==> flow/design.v <==
module detect_module 
(
    CLK, RSTn,
	 RX_Pin_In,
	 H2L_Sig
);
    input CLK;
	 input RSTn;
	 input RX_Pin_In;
	 output H2L_Sig;
	 reg H2L_F1;
	 reg H2L_F2;
	 always @ ( posedge CLK or negedge RSTn )
	     if( !RSTn )
		      begin
				    H2L_F1 <= 1'b1;
					 H2L_F2 <= 1'b1;
				end
		  else
		      begin
				    H2L_F1 <= RX_Pin_In;
					 H2L_F2 <= H2L_F1;
				end
	assign H2L_Sig = H2L_F2 & !H2L_F1;
endmodule
module rx_bps_module
(
    CLK, RSTn,
	 Count_Sig, 
	 BPS_CLK
);
    input CLK;
	 input RSTn;
	 input Count_Sig;
	 output BPS_CLK;
	 reg [12:0]Count_BPS;
	 always @ ( posedge CLK or negedge RSTn )
	    if( !RSTn )
		     Count_BPS <= 13'd0;
		 else if( Count_BPS == 13'd5207 )
		     Count_BPS <= 13'd0;
		 else if( Count_Sig )
		     Count_BPS <= Count_BPS + 1'b1;
		 else
		     Count_BPS <= 13'd0;
    assign BPS_CLK = ( Count_BPS == 12'd2604 ) ? 1'b1 : 1'b0;
endmodule
module rx_control_module
(
    CLK, RSTn,
	 H2L_Sig, RX_Pin_In, BPS_CLK, RX_En_Sig,
    Count_Sig, RX_Data, RX_Done_Sig
);
    input CLK;
	 input RSTn;
	 input H2L_Sig;
	 input RX_En_Sig;
	 input RX_Pin_In;
	 input BPS_CLK;
	 output Count_Sig;
	 output [7:0]RX_Data;
	 output RX_Done_Sig;
	 reg [3:0]i;
	 reg [7:0]rData;
	 reg isCount;
	 reg isDone;
	 always @ ( posedge CLK or negedge RSTn )
	     if( !RSTn )
		      begin 
		          i <= 4'd0;
					 rData <= 8'd0;
					 isCount <= 1'b0;
					 isDone <= 1'b0;	 
				end
		  else if( RX_En_Sig )
		      case ( i )
			       4'd0 :
					 if( H2L_Sig ) begin i <= i + 1'b1; isCount <= 1'b1; end
					 4'd1 : 
					 if( BPS_CLK ) begin i <= i + 1'b1; end
					 4'd2, 4'd3, 4'd4, 4'd5, 4'd6, 4'd7, 4'd8, 4'd9 :
					 if( BPS_CLK ) begin i <= i + 1'b1; rData[ i - 2 ] <= RX_Pin_In; end
					 4'd10 :
					 if( BPS_CLK ) begin i <= i + 1'b1; end
					 4'd11 :
					 if( BPS_CLK ) begin i <= i + 1'b1; end
					 4'd12 :
					 begin i <= i + 1'b1; isDone <= 1'b1; isCount <= 1'b0; end
					 4'd13 :
					 begin i <= 4'd0; isDone <= 1'b0; end
				endcase
	 assign Count_Sig = isCount;
	 assign RX_Data = rData;
	 assign RX_Done_Sig = isDone;
endmodule
module rx_module
(
    CLK, RSTn,
    RX_Pin_In, RX_En_Sig,
	 RX_Done_Sig, RX_Data
);
    input CLK;
	 input RSTn;
	 input RX_Pin_In;
	 input RX_En_Sig;
	 output [7:0]RX_Data;
	 output RX_Done_Sig;
	 wire H2L_Sig;
	 detect_module U1
	 (
	     .CLK( CLK ),
		  .RSTn( RSTn ),
		  .RX_Pin_In( RX_Pin_In ),     
		  .H2L_Sig( H2L_Sig )          
	 );
	 wire BPS_CLK;
	 rx_bps_module U2
	 (
	     .CLK( CLK ),
		  .RSTn( RSTn ),
		  .Count_Sig( Count_Sig ),    
		  .BPS_CLK( BPS_CLK )         
	 );
	 wire Count_Sig;
	 rx_control_module U3
	 (
	     .CLK( CLK ),
		  .RSTn( RSTn ),
		  .H2L_Sig( H2L_Sig ),       
		  .RX_En_Sig( RX_En_Sig ),   
		  .RX_Pin_In( RX_Pin_In ),   
		  .BPS_CLK( BPS_CLK ),       
		  .Count_Sig( Count_Sig ),     
		  .RX_Data( RX_Data ),         
		  .RX_Done_Sig( RX_Done_Sig )  
	 );
endmodule
module control_module
(
    CLK, RSTn,
	RX_Done_Sig,
	RX_Data,
	RX_En_Sig,
	RX_Data_Out,
	RX_Valid_Out
);
    input CLK;
	input RSTn;
	input RX_Done_Sig;
	input [7:0]RX_Data;
	output RX_En_Sig;
	output [7:0]RX_Data_Out;
	output RX_Valid_Out;
	reg [7:0]rData_0;
	reg isEn;
	reg isValid;
    always @ ( posedge CLK or negedge RSTn )
	    if( !RSTn )
		    begin rData_0 <= 8'd0; isEn <= 1'b0; isValid <= 1'b0; end
		else if( RX_Done_Sig )     
		    begin rData_0 <= RX_Data; isEn <= 1'b0; isValid <= 1'b1; end
		else begin isEn <= 1'b1; isValid <= 1'b0; end
	assign RX_Data_Out  = rData_0 ;
	assign RX_En_Sig = isEn;
	assign RX_Valid_Out = isValid;
endmodule
module rx_module_demo
(
    CLK, RSTn,
	RX_Pin_In,
	RX_Data_Out,
	RX_Valid_Out
);
    input CLK;
	input RSTn;
	input RX_Pin_In;
    output [7:0]RX_Data_Out;
    output RX_Valid_Out;
	wire RX_Done_Sig;
	wire [7:0]RX_Data;
	rx_module U1
	(
	    .CLK( CLK ),
		.RSTn( RSTn ),
		.RX_Pin_In( RX_Pin_In ),    
		.RX_En_Sig( RX_En_Sig ),    
		.RX_Done_Sig( RX_Done_Sig ),   
		.RX_Data( RX_Data )            
	);
	wire RX_En_Sig;
	wire [7:0]Output_Data;
	wire Output_Valid;
	control_module U2
	(
	    .CLK( CLK ),
	    .RSTn( RSTn ),
		.RX_Done_Sig( RX_Done_Sig ),   
		.RX_Data( RX_Data ),           
		.RX_En_Sig( RX_En_Sig ),       
		.RX_Data_Out( Output_Data ),   
		.RX_Valid_Out( Output_Valid )  
	);
	 assign RX_Data_Out = Output_Data;
	 assign RX_Valid_Out = Output_Valid;
endmodule
module data_pro
(
	input clk,
	input rstn,
	input [7:0] data_in,
	input data_valid,
	output [15:0] delay_set_a, 
	output [15:0] delay_set_b,
	output [15:0] delay_set_c, 
	output [15:0] delay_set_d,
	output [15:0] duty_cycle,
	output [15:0] sub_clk_feq,
	output [15:0] sub_clk_scl
);
	reg [7:0] funct;
	reg [15:0] data;
	reg [1:0] state;
	reg update;
	reg [15:0] delay_set_a_reg;
	reg [15:0] delay_set_b_reg;
	reg [15:0] delay_set_c_reg;
	reg [15:0] delay_set_d_reg;
	reg [15:0] duty_cycle_reg;
	reg [15:0] sub_clk_feq_reg;
	reg [15:0] sub_clk_scl_reg;
	always @(posedge clk or negedge rstn) begin		 
		if (!rstn) begin
			funct <= 8'd0;
			data <= 15'd0;
			state <= 2'd0;
			update <= 1'b0;
		end
		else if (data_valid) begin
			case (state)							 
				2'd0: begin					 
					funct <= data_in;
					state <= state + 1;
					update <= 1'b0;
				end
				2'd1: begin					 
					data[15:8] <= data_in;
					state <= state +1;
					update <= 1'b0;
				end
				2'd2: begin 					 
					data[7:0] <= data_in;
					state <= 2'd0;
					update <= 1'b1;
				end
				default: begin
					funct <= 8'd0;
					data[15:0] <= 15'd0;
					state <= 2'd0;
					update <= 1'b0;
				end
			endcase
		end
		else begin
			update <= 1'b0;
		end
	end
	always @(posedge clk or negedge rstn) begin		 
		if (!rstn) begin
			delay_set_a_reg <= 15'd0;				 
			delay_set_b_reg <= 15'd10;
			delay_set_c_reg <= 15'd20;
			delay_set_d_reg <= 15'd30;
			duty_cycle_reg <= 15'd5;
			sub_clk_scl_reg <= 15'd1000;
			sub_clk_feq_reg <= 15'd10;
		end
		else if (update) begin
			case (funct)
				8'd65: delay_set_a_reg <= data;
				8'd66: delay_set_b_reg <= data;
				8'd67: delay_set_c_reg <= data;
				8'd68: delay_set_d_reg <= data;
				8'd69: duty_cycle_reg <= data;
				8'd70: if (data != 16'd0) sub_clk_feq_reg <= data;	 
				8'd83: if (data != 16'd0) sub_clk_scl_reg <= data;
				8'd0: ;
				default: ;
			endcase
		end
	end
	assign delay_set_a = delay_set_a_reg;
	assign delay_set_b = delay_set_b_reg;
	assign delay_set_c = delay_set_c_reg;
	assign delay_set_d = delay_set_d_reg;
	assign duty_cycle = duty_cycle_reg;
	assign sub_clk_feq = sub_clk_feq_reg;
	assign sub_clk_scl = sub_clk_scl_reg;
endmodule
module ch_output_module
(
	input clk,
	input rstn,
	input [15:0] sub_clk_feq,
	input [15:0] sub_clk_scl,
	input [15:0] duty_cycle,
	input [15:0] delay_set,
	output ch_output
);
	reg ch_output_reg;
	reg [15:0] sub_clk_count;
	reg [15:0] subsub_clk_count;
	reg [15:0] subsub_count;
	wire [15:0] sub_clk_sum;
	wire [15:0] subsub_clk_sum;
	assign sub_clk_sum = 50000000 / sub_clk_feq;
	assign subsub_clk_sum = 50000000 / sub_clk_scl;
	always @(posedge clk or negedge rstn) begin 
		if (!rstn) begin
			ch_output_reg <= 0;
			sub_clk_count <= 0;
			subsub_clk_count <=0;
			subsub_count <= 0;
		end else if (sub_clk_count >= sub_clk_sum) begin
			sub_clk_count <= 0;
			subsub_clk_count <= 0;
			subsub_count <=0;
			if (delay_set == 0) begin 
				ch_output_reg <= 1;
			end else begin
				ch_output_reg <= 0;
			end
		end else if (subsub_clk_count >= subsub_clk_sum) begin
			subsub_clk_count <= 0;
			subsub_count <= subsub_count + 1;
			if ( (subsub_count < delay_set - 1) & (delay_set != 0) ) begin
				ch_output_reg <= 0;
			end else if (subsub_count < (delay_set + duty_cycle - 1) ) begin 
				ch_output_reg <= 1;
			end else if (subsub_count >= (delay_set + duty_cycle - 1) ) begin 
				ch_output_reg <= 0;
			end
		end else begin
			sub_clk_count <= sub_clk_count + 1;
			subsub_clk_count <= subsub_clk_count + 1;
		end
	end
	assign ch_output = ch_output_reg;
endmodule
module abcd_output
(
	input clk,						 
	input rstn,
	input rx_pin_in,
	output ch_a_output, ch_b_output, ch_c_output, ch_d_output
);
	wire [7:0] rx_data_out;			 
	wire rx_valid;					 
	wire [15:0] delay_set_a;		 
	wire [15:0] delay_set_b;
	wire [15:0] delay_set_c;
	wire [15:0] delay_set_d;		
	wire [15:0] duty_cycle;			 
	wire [15:0] sub_clk_feq;
	wire [15:0] sub_clk_scl;
	rx_module_demo u1				 
	(
		.CLK(clk),
		.RSTn(rstn),
		.RX_Pin_In(rx_pin_in),		 
		.RX_Data_Out(rx_data_out),	 
		.RX_Valid_Out(rx_valid)
	);
	data_pro u2						 
	(
		.clk(clk),
		.rstn(rstn),
		.data_in(rx_data_out),		 
		.data_valid(rx_valid),
		.delay_set_a(delay_set_a),	 
		.delay_set_b(delay_set_b),
		.delay_set_c(delay_set_c),
		.delay_set_d(delay_set_d),
		.duty_cycle(duty_cycle),	 
		.sub_clk_feq(sub_clk_feq),	 
		.sub_clk_scl(sub_clk_scl)	 
	);
	ch_output_module u_a
	(
		.clk(clk),
		.sub_clk_feq(sub_clk_feq),
		.sub_clk_scl(sub_clk_scl),
		.rstn(rstn),
		.delay_set(delay_set_a),
		.duty_cycle(duty_cycle),
		.ch_output(ch_a_output)
	);
	ch_output_module u_b
	(
		.clk(clk),
		.sub_clk_feq(sub_clk_feq),
		.sub_clk_scl(sub_clk_scl),
		.rstn(rstn),
		.delay_set(delay_set_b),
		.duty_cycle(duty_cycle),
		.ch_output(ch_b_output)
	);
	ch_output_module u_c
	(
		.clk(clk),
		.sub_clk_feq(sub_clk_feq),
		.sub_clk_scl(sub_clk_scl),
		.rstn(rstn),
		.delay_set(delay_set_c),
		.duty_cycle(duty_cycle),
		.ch_output(ch_c_output)
	);
	ch_output_module u_d
	(
		.clk(clk),
		.sub_clk_feq(sub_clk_feq),
		.sub_clk_scl(sub_clk_scl),
		.rstn(rstn),
		.delay_set(delay_set_d),
		.duty_cycle(duty_cycle),
		.ch_output(ch_d_output)
	);
endmodule
======== Step by step through the tools: abcd_output ========
Tool output for the design above, in the order of the flow.
Lines are those of the file above, counted from 1.
Not given: --
design
  top ..................................... abcd_output
  clock port .............................. clk
  standard-cell library ................... sky130hd
  library corner .......................... tt_025C_1v80

======== Elaborated design ========
Yosys after proc, flatten, opt, wreduce and memory -nomap, before mapping. Memory bits, and registers merged into a memory's read port (data or address), are not among the register bits. Print and check cells are not counted. Equal cells are merged and count once.
cells by class
  reductions and logical operators ........ 46
  shift operators ......................... 2
  mux-type cells .......................... 65
  add/sub/neg operators ................... 29
  magnitude comparators ................... 20
  bitwise logic cells ..................... 11
  equality and inequality tests ........... 30
  divide/modulo/power cells ............... 2
operator list
  operator                                                          count
  26-bit by 16-bit divider with 32-bit output with constant A       2
  16-bit 2-to-1 mux                                                 24
  16-bit by 32-bit < comparator with 1-bit output                   8
  16-bit by 1-bit adder with 16-bit output with constant B          12
  16-bit >= comparator                                              8
  16-bit by 32-bit >= comparator with 1-bit output                  4
  32-bit by 1-bit subtractor with 32-bit output with constant B     4
  16-bit nonzero test                                               5
  16-bit by 1-bit subtractor with 17-bit output with constant B     4
  16-bit by 16-bit adder with 17-bit output                         4
  16-bit logical NOT                                                4
  8-bit by 7-bit equality test with 1-bit output with constant B    7
  8-bit case mux with 2-bit select                                  3
  1-bit by 33-bit variable shift with 8-bit output                  1
  1-bit by 33-bit variable shift with 8-bit output with constant A  1
  32-bit negator with 33-bit output                                 1
  1-bit 2-to-1 mux                                                  30
  2-bit AND reduction                                               13
  13-bit 2-to-1 mux                                                 2
  4-bit equality test with constant B                               6
  4-bit by 3-bit equality test with 1-bit output with constant B    4
  4-bit nonzero test                                                4
  4-bit case mux with 4-bit select                                  1
  13-bit by 1-bit adder with 13-bit output with constant B          1
  13-bit by 12-bit equality test with 1-bit output with constant B  1
  13-bit equality test with constant B                              1
  2-bit nonzero test                                                6
  3-bit AND reduction                                               4
Not listed: further kinds 25, cells in them 40.
storage and ports
  word-level cells ........................ 243
  bits in registers ....................... 374
  bits of input ports ..................... 3
  output and inout port bits .............. 4

======== Depth ========
Depth = most cells in a row (Yosys ltp): at word level without a register or memory, in the mapped netlist without a sequential cell, where the memories' decode and read muxes count.
depth
  word-level depth ........................ 8
  ABC_AREA ................................ 1
  depth in mapped cells ................... 521
  gate-level depth less buffers ........... 472

======== Mapped cells and area ========
The flow's flattened synthesis, as Yosys stat reports it; memories are mapped. The netlist is that of the ABC_AREA named above (0 if unset); the other value can give another one.
Totals and module areas in this step are rounded.
cell types
  type                       count  area in all (µm²)
  sky130_fd_sc_hd__ha_1      1071   1.34E+04
  sky130_fd_sc_hd__nand2_1   2521   9.46E+03
  sky130_fd_sc_hd__dfrtp_1   354    8.86E+03
  sky130_fd_sc_hd__inv_1     1501   5.63E+03
  sky130_fd_sc_hd__a21oi_1   1021   5.11E+03
  sky130_fd_sc_hd__xor2_1    567    4.97E+03
  sky130_fd_sc_hd__o21ai_0   900    4504.32
  sky130_fd_sc_hd__nand3_1   663    3.32E+03
  sky130_fd_sc_hd__nor2_1    841    3.16E+03
  sky130_fd_sc_hd__xnor2_1   271    2.37E+03
  sky130_fd_sc_hd__nand3_2   144    1.44E+03
  sky130_fd_sc_hd__nand4_1   193    1.21E+03
  sky130_fd_sc_hd__nand2_2   185    1157.36
  sky130_fd_sc_hd__o21bai_1  134    1.01E+03
  sky130_fd_sc_hd__nor3_1    187    935.898
  sky130_fd_sc_hd__nand2_4   76     855.821
  sky130_fd_sc_hd__nor2_4    58     653.126
  sky130_fd_sc_hd__dfstp_2   20     525.504
Not listed: further types 79, cells in them 1078.
mapped netlist
  flip-flop cells ......................... 374
  cell count .............................. 11785
  cell area after synthesis ............... 76300 µm²
  buffer cells ............................ 199
  sequential area ......................... 9380 µm²

======== Path before layout ========
Path of least setup slack by OpenSTA after synthesis, without wires, with an ideal clock, recovery checks aside; 20% of the period is set as input and as output delay. Where synthesis merged equal registers, the netlist keeps one of their names.
timing path after synthesis
  path type ............................... reg2reg
  start point ............................. reg u2.sub_clk_scl_reg[0]
  end point ............................... reg u_a.subsub_count[14]
  required time ........................... 109906 ps
  path buffers ............................ 56
  library setup time ...................... 94 ps
  delay of the path ....................... 70458 ps
  period .................................. 110000 ps
  path slack .............................. 39542 ps
  stages on the path ...................... 491
  launch time at the first pin ............ 0 ps
  data arrival time ....................... 70364 ps
  synthesis period reached ................ 70458 ps
"delay of the path" is the arrival time less input delay plus setup time.
"stages on the path" counts driving pins, that of a launching flip-flop among them; a cell with two outputs on the path counts twice.
"synthesis period reached" = period - worst setup slack (recovery checks aside). The figure is calculated, with input and output delays left at 20% of the set period.
Between the ends stands the longest chain of elaborated cells between them, by number of cells; it is not shown to be the way that was timed. Of several equally long chains one is given.
A line is the first line of the expression or statement that the cell stems from. Yosys adds cells for indexed reads and writes and turns some case tables into memories.
At most two assigning lines are given for a register; there are more.
on the way, after synthesis
  cells stage by stage .................... sky130_fd_sc_hd__dfrtp_1 -> sky130_fd_sc_hd__buf_6 -> sky130_fd_sc_hd__inv_2 -> sky130_fd_sc_hd__buf_4 -> sky130_fd_sc_hd__clkbuf_1 -> sky130_fd_sc_hd__buf_1 -> sky130_fd_sc_hd__ha_1 -> sky130_fd_sc_hd__buf_6 -> sky130_fd_sc_hd__nand3_1 -> sky130_fd_sc_hd__nor2_1 -> sky130_fd_sc_hd__nand2_2 -> sky130_fd_sc_hd__nor2_2 -> sky130_fd_sc_hd__ha_1 -> sky130_fd_sc_hd__a21oi_1 -> sky130_fd_sc_hd__nor3_1 -> sky130_fd_sc_hd__or2_2 -> sky130_fd_sc_hd__nand2_1 -> sky130_fd_sc_hd__ha_1 -> [... 455 more ...] -> sky130_fd_sc_hd__inv_1 -> sky130_fd_sc_hd__a21oi_1 -> sky130_fd_sc_hd__o21ai_0 -> sky130_fd_sc_hd__nand2_1 -> sky130_fd_sc_hd__o211ai_1 -> sky130_fd_sc_hd__nand2_1 -> sky130_fd_sc_hd__nand3_1 -> sky130_fd_sc_hd__clkbuf_1 -> sky130_fd_sc_hd__nand3_1 -> sky130_fd_sc_hd__nor2_1 -> sky130_fd_sc_hd__nand2_1 -> sky130_fd_sc_hd__nor2_1 -> sky130_fd_sc_hd__nand3_1 -> sky130_fd_sc_hd__nor3b_1 -> sky130_fd_sc_hd__nand2_1 -> sky130_fd_sc_hd__nor2_1 -> sky130_fd_sc_hd__a21oi_1 -> sky130_fd_sc_hd__a211oi_1
  cells in the longest elaborated chain ... 4
  elaborated cells between the ends (all ways) .. 5
  source lines of those cells ............. 3
  classes of those cells .................. div (1); compare (1); mux (2); reduce/logical (1)
RTL lines, path after synthesis
  item                                         line  RTL
  start: declaration                           230   reg [15:0] sub_clk_scl_reg;
  start: assignment                            274   sub_clk_scl_reg <= 15'd1000;
  start: assignment                            285   8'd83: if (data != 16'd0) sub_clk_scl_reg <= data;
  26-bit by 16-bit divider with 32-bit output  316   assign subsub_clk_sum = 50000000 / sub_clk_scl;
  16-bit >= comparator                         332   end else if (subsub_clk_count >= subsub_clk_sum) begin
  16-bit 2-to-1 mux                            332
  16-bit 2-to-1 mux                            323   end else if (sub_clk_count >= sub_clk_sum) begin
  end: assignment                              322   subsub_count <= 0;
  end: assignment                              334   subsub_count <= subsub_count + 1;
  end: declaration                             312   reg [15:0] subsub_count;

======== Timing after layout ========
Path of least setup slack in the final report of flow run 2 (OpenROAD, finished layout, wires in). Where an end is a register, its clock arrival counts in the times.
The report prints the path's times to 10 ps; the period is as set.
timing path post-layout
  path type ............................... reg2reg
  start point ............................. reg u2.sub_clk_scl_reg[0]
  end point ............................... reg u_c.subsub_count[15]
  path slack .............................. 8220 ps
  data arrival time ....................... 88180 ps
  launch time at the first pin ............ 600 ps
  stages on the path ...................... 441
  path buffers ............................ 6
  required time ........................... 96400 ps
  period .................................. 95900 ps
  library setup time ...................... 110 ps
Between the ends stands the longest chain of elaborated cells between them, by number of cells; it is not shown to be the way that was timed. Of several equally long chains one is given.
At most two assigning lines are given for a register; there are more.
on the way, post-layout
  cells stage by stage .................... sky130_fd_sc_hd__dfrtp_2 -> sky130_fd_sc_hd__inv_2 -> sky130_fd_sc_hd__ha_1 -> sky130_fd_sc_hd__nand3_1 -> sky130_fd_sc_hd__nor2_1 -> sky130_fd_sc_hd__nand2_2 -> sky130_fd_sc_hd__nor2_2 -> sky130_fd_sc_hd__ha_1 -> sky130_fd_sc_hd__a21oi_1 -> sky130_fd_sc_hd__nor3_1 -> sky130_fd_sc_hd__or2_2 -> sky130_fd_sc_hd__nand2_1 -> sky130_fd_sc_hd__ha_1 -> sky130_fd_sc_hd__inv_1 -> sky130_fd_sc_hd__nor2_1 -> sky130_fd_sc_hd__o21ai_1 -> sky130_fd_sc_hd__nand2_1 -> sky130_fd_sc_hd__nand2_4 -> [... 405 more ...] -> sky130_fd_sc_hd__inv_1 -> sky130_fd_sc_hd__a21oi_1 -> sky130_fd_sc_hd__o21ai_0 -> sky130_fd_sc_hd__nand2_1 -> sky130_fd_sc_hd__o211ai_1 -> sky130_fd_sc_hd__nand2_1 -> sky130_fd_sc_hd__nand3_1 -> sky130_fd_sc_hd__nand2_1 -> sky130_fd_sc_hd__nor3_1 -> sky130_fd_sc_hd__nand2_1 -> sky130_fd_sc_hd__nor2_1 -> sky130_fd_sc_hd__nand3_1 -> sky130_fd_sc_hd__nor2_1 -> sky130_fd_sc_hd__nand2_1 -> sky130_fd_sc_hd__nor2_1 -> sky130_fd_sc_hd__nand2_1 -> sky130_fd_sc_hd__o21ai_0 -> sky130_fd_sc_hd__a21oi_1
  cells in the longest elaborated chain ... 4
  elaborated cells between the ends (all ways) .. 5
  source lines of those cells ............. 3
  classes of those cells .................. div (1); compare (1); mux (2); reduce/logical (1)
RTL lines, path post-layout
  item                                         line  RTL
  start: declaration                           230   reg [15:0] sub_clk_scl_reg;
  start: assignment                            274   sub_clk_scl_reg <= 15'd1000;
  start: assignment                            285   8'd83: if (data != 16'd0) sub_clk_scl_reg <= data;
  26-bit by 16-bit divider with 32-bit output  316   assign subsub_clk_sum = 50000000 / sub_clk_scl;
  16-bit >= comparator                         332   end else if (subsub_clk_count >= subsub_clk_sum) begin
  16-bit 2-to-1 mux                            332
  16-bit 2-to-1 mux                            323   end else if (sub_clk_count >= sub_clk_sum) begin
  end: assignment                              322   subsub_count <= 0;
  end: assignment                              334   subsub_count <= subsub_count + 1;
  end: declaration                             312   reg [15:0] subsub_count;

Add stored flow runs of abcd_output

Measured results for abcd_output: 5 stored runs of the Yosys and OpenROAD flow on sky130hd. The settings differ; the order carries no meaning. The constraints put input and output delay at 20% of the set period each and load the outputs with 0.01 pF.
"time on the worst setup path" means the part of the period allowed to the worst setup path (the constraints hold back 20% at inputs and 20% at outputs) less its slack; where the path has registers, the arrival times of their clocks count too.
"time on the worst setup path" is given in steps of 10 ps.
Results are given in rounded form.

---- flow run 1 ----
settings
  CELL_PAD_IN_SITES_DETAIL_PLACEMENT = 2
  CORE_ASPECT_RATIO = 1.23
  CORE_MARGIN = 9
  CORE_UTILIZATION = 66
  period_ns = 101.0
  CAP_MARGIN = 20
  SLEW_MARGIN = 20
results
  stopped before the end: placement reported DPL-0033

---- flow run 2 ----
settings
  ABC_AREA = 1
  CAP_MARGIN = 10
  CELL_PAD_IN_SITES_DETAIL_PLACEMENT = 2
  CELL_PAD_IN_SITES_GLOBAL_PLACEMENT = 1
  CORE_ASPECT_RATIO = 0.77
  CORE_MARGIN = 9
  CORE_UTILIZATION = 34
  CTS_CLUSTER_DIAMETER = 198
  GPL_ROUTABILITY_DRIVEN = 0
  PLACE_DENSITY_LB_ADDON = 0.06
  SETUP_SLACK_MARGIN = -2.0
  SLEW_MARGIN = 25
  TNS_END_PERCENT = 90
  period_ns = 95.9
results
  cell area after synthesis ............... 76300 µm²
  time on the worst setup path ............ 87680 ps
  class of the worst setup path ........... reg2reg
  worst-case hold slack ................... 370 ps
  total negative setup slack .............. 0 ps
  std-cell area (final layout) ............ 81100 µm²
  total die area .......................... 242000 µm²
  setup slack of the critical path ........ 8220 ps

---- flow run 3 ----
settings
  CORE_UTILIZATION = 44
  period_ns = 104.0
  CAP_MARGIN = 20
  CORE_MARGIN = 2
  SLEW_MARGIN = 20
results
  total negative setup slack .............. 0 ps
  total die area .......................... 172000 µm²
  cell area after synthesis ............... 74200 µm²
  time on the worst setup path ............ 95790 ps
  class of the worst setup path ........... reg2reg
  setup slack of the critical path ........ 8210 ps
  worst-case hold slack ................... 391 ps
  std-cell area (final layout) ............ 78800 µm²

---- flow run 4 ----
settings
  SETUP_SLACK_MARGIN = 5.0
  period_ns = 104.0
  CAP_MARGIN = 20
  CORE_MARGIN = 2
  CORE_UTILIZATION = 40
  SLEW_MARGIN = 20
results
  total negative setup slack .............. 0 ps
  setup slack of the critical path ........ 12400 ps
  std-cell area (final layout) ............ 79700 µm²
  cell area after synthesis ............... 74200 µm²
  worst-case hold slack ................... 363 ps
  time on the worst setup path ............ 91630 ps
  class of the worst setup path ........... reg2reg
  total die area .......................... 189000 µm²

---- flow run 5 ----
settings
  ABC_AREA = 1
  CAP_MARGIN = 5
  CELL_PAD_IN_SITES_DETAIL_PLACEMENT = 1
  CELL_PAD_IN_SITES_GLOBAL_PLACEMENT = 2
  GPL_ROUTABILITY_DRIVEN = 0
  MAX_ROUTING_LAYER = met4
  MIN_ROUTING_LAYER = met2
  PLACE_DENSITY_LB_ADDON = 0.12
  period_ns = 60.0
  CORE_MARGIN = 2
  CORE_UTILIZATION = 40
  SLEW_MARGIN = 20
results
  time on the worst setup path ............ 59600 ps
  class of the worst setup path ........... reg2reg
  setup slack of the critical path ........ 403 ps
  total die area .......................... 194000 µm²
  cell area after synthesis ............... 76300 µm²
  total negative setup slack .............. 0 ps
  worst-case hold slack ................... 365 ps
  std-cell area (final layout) ............ 103000 µm²
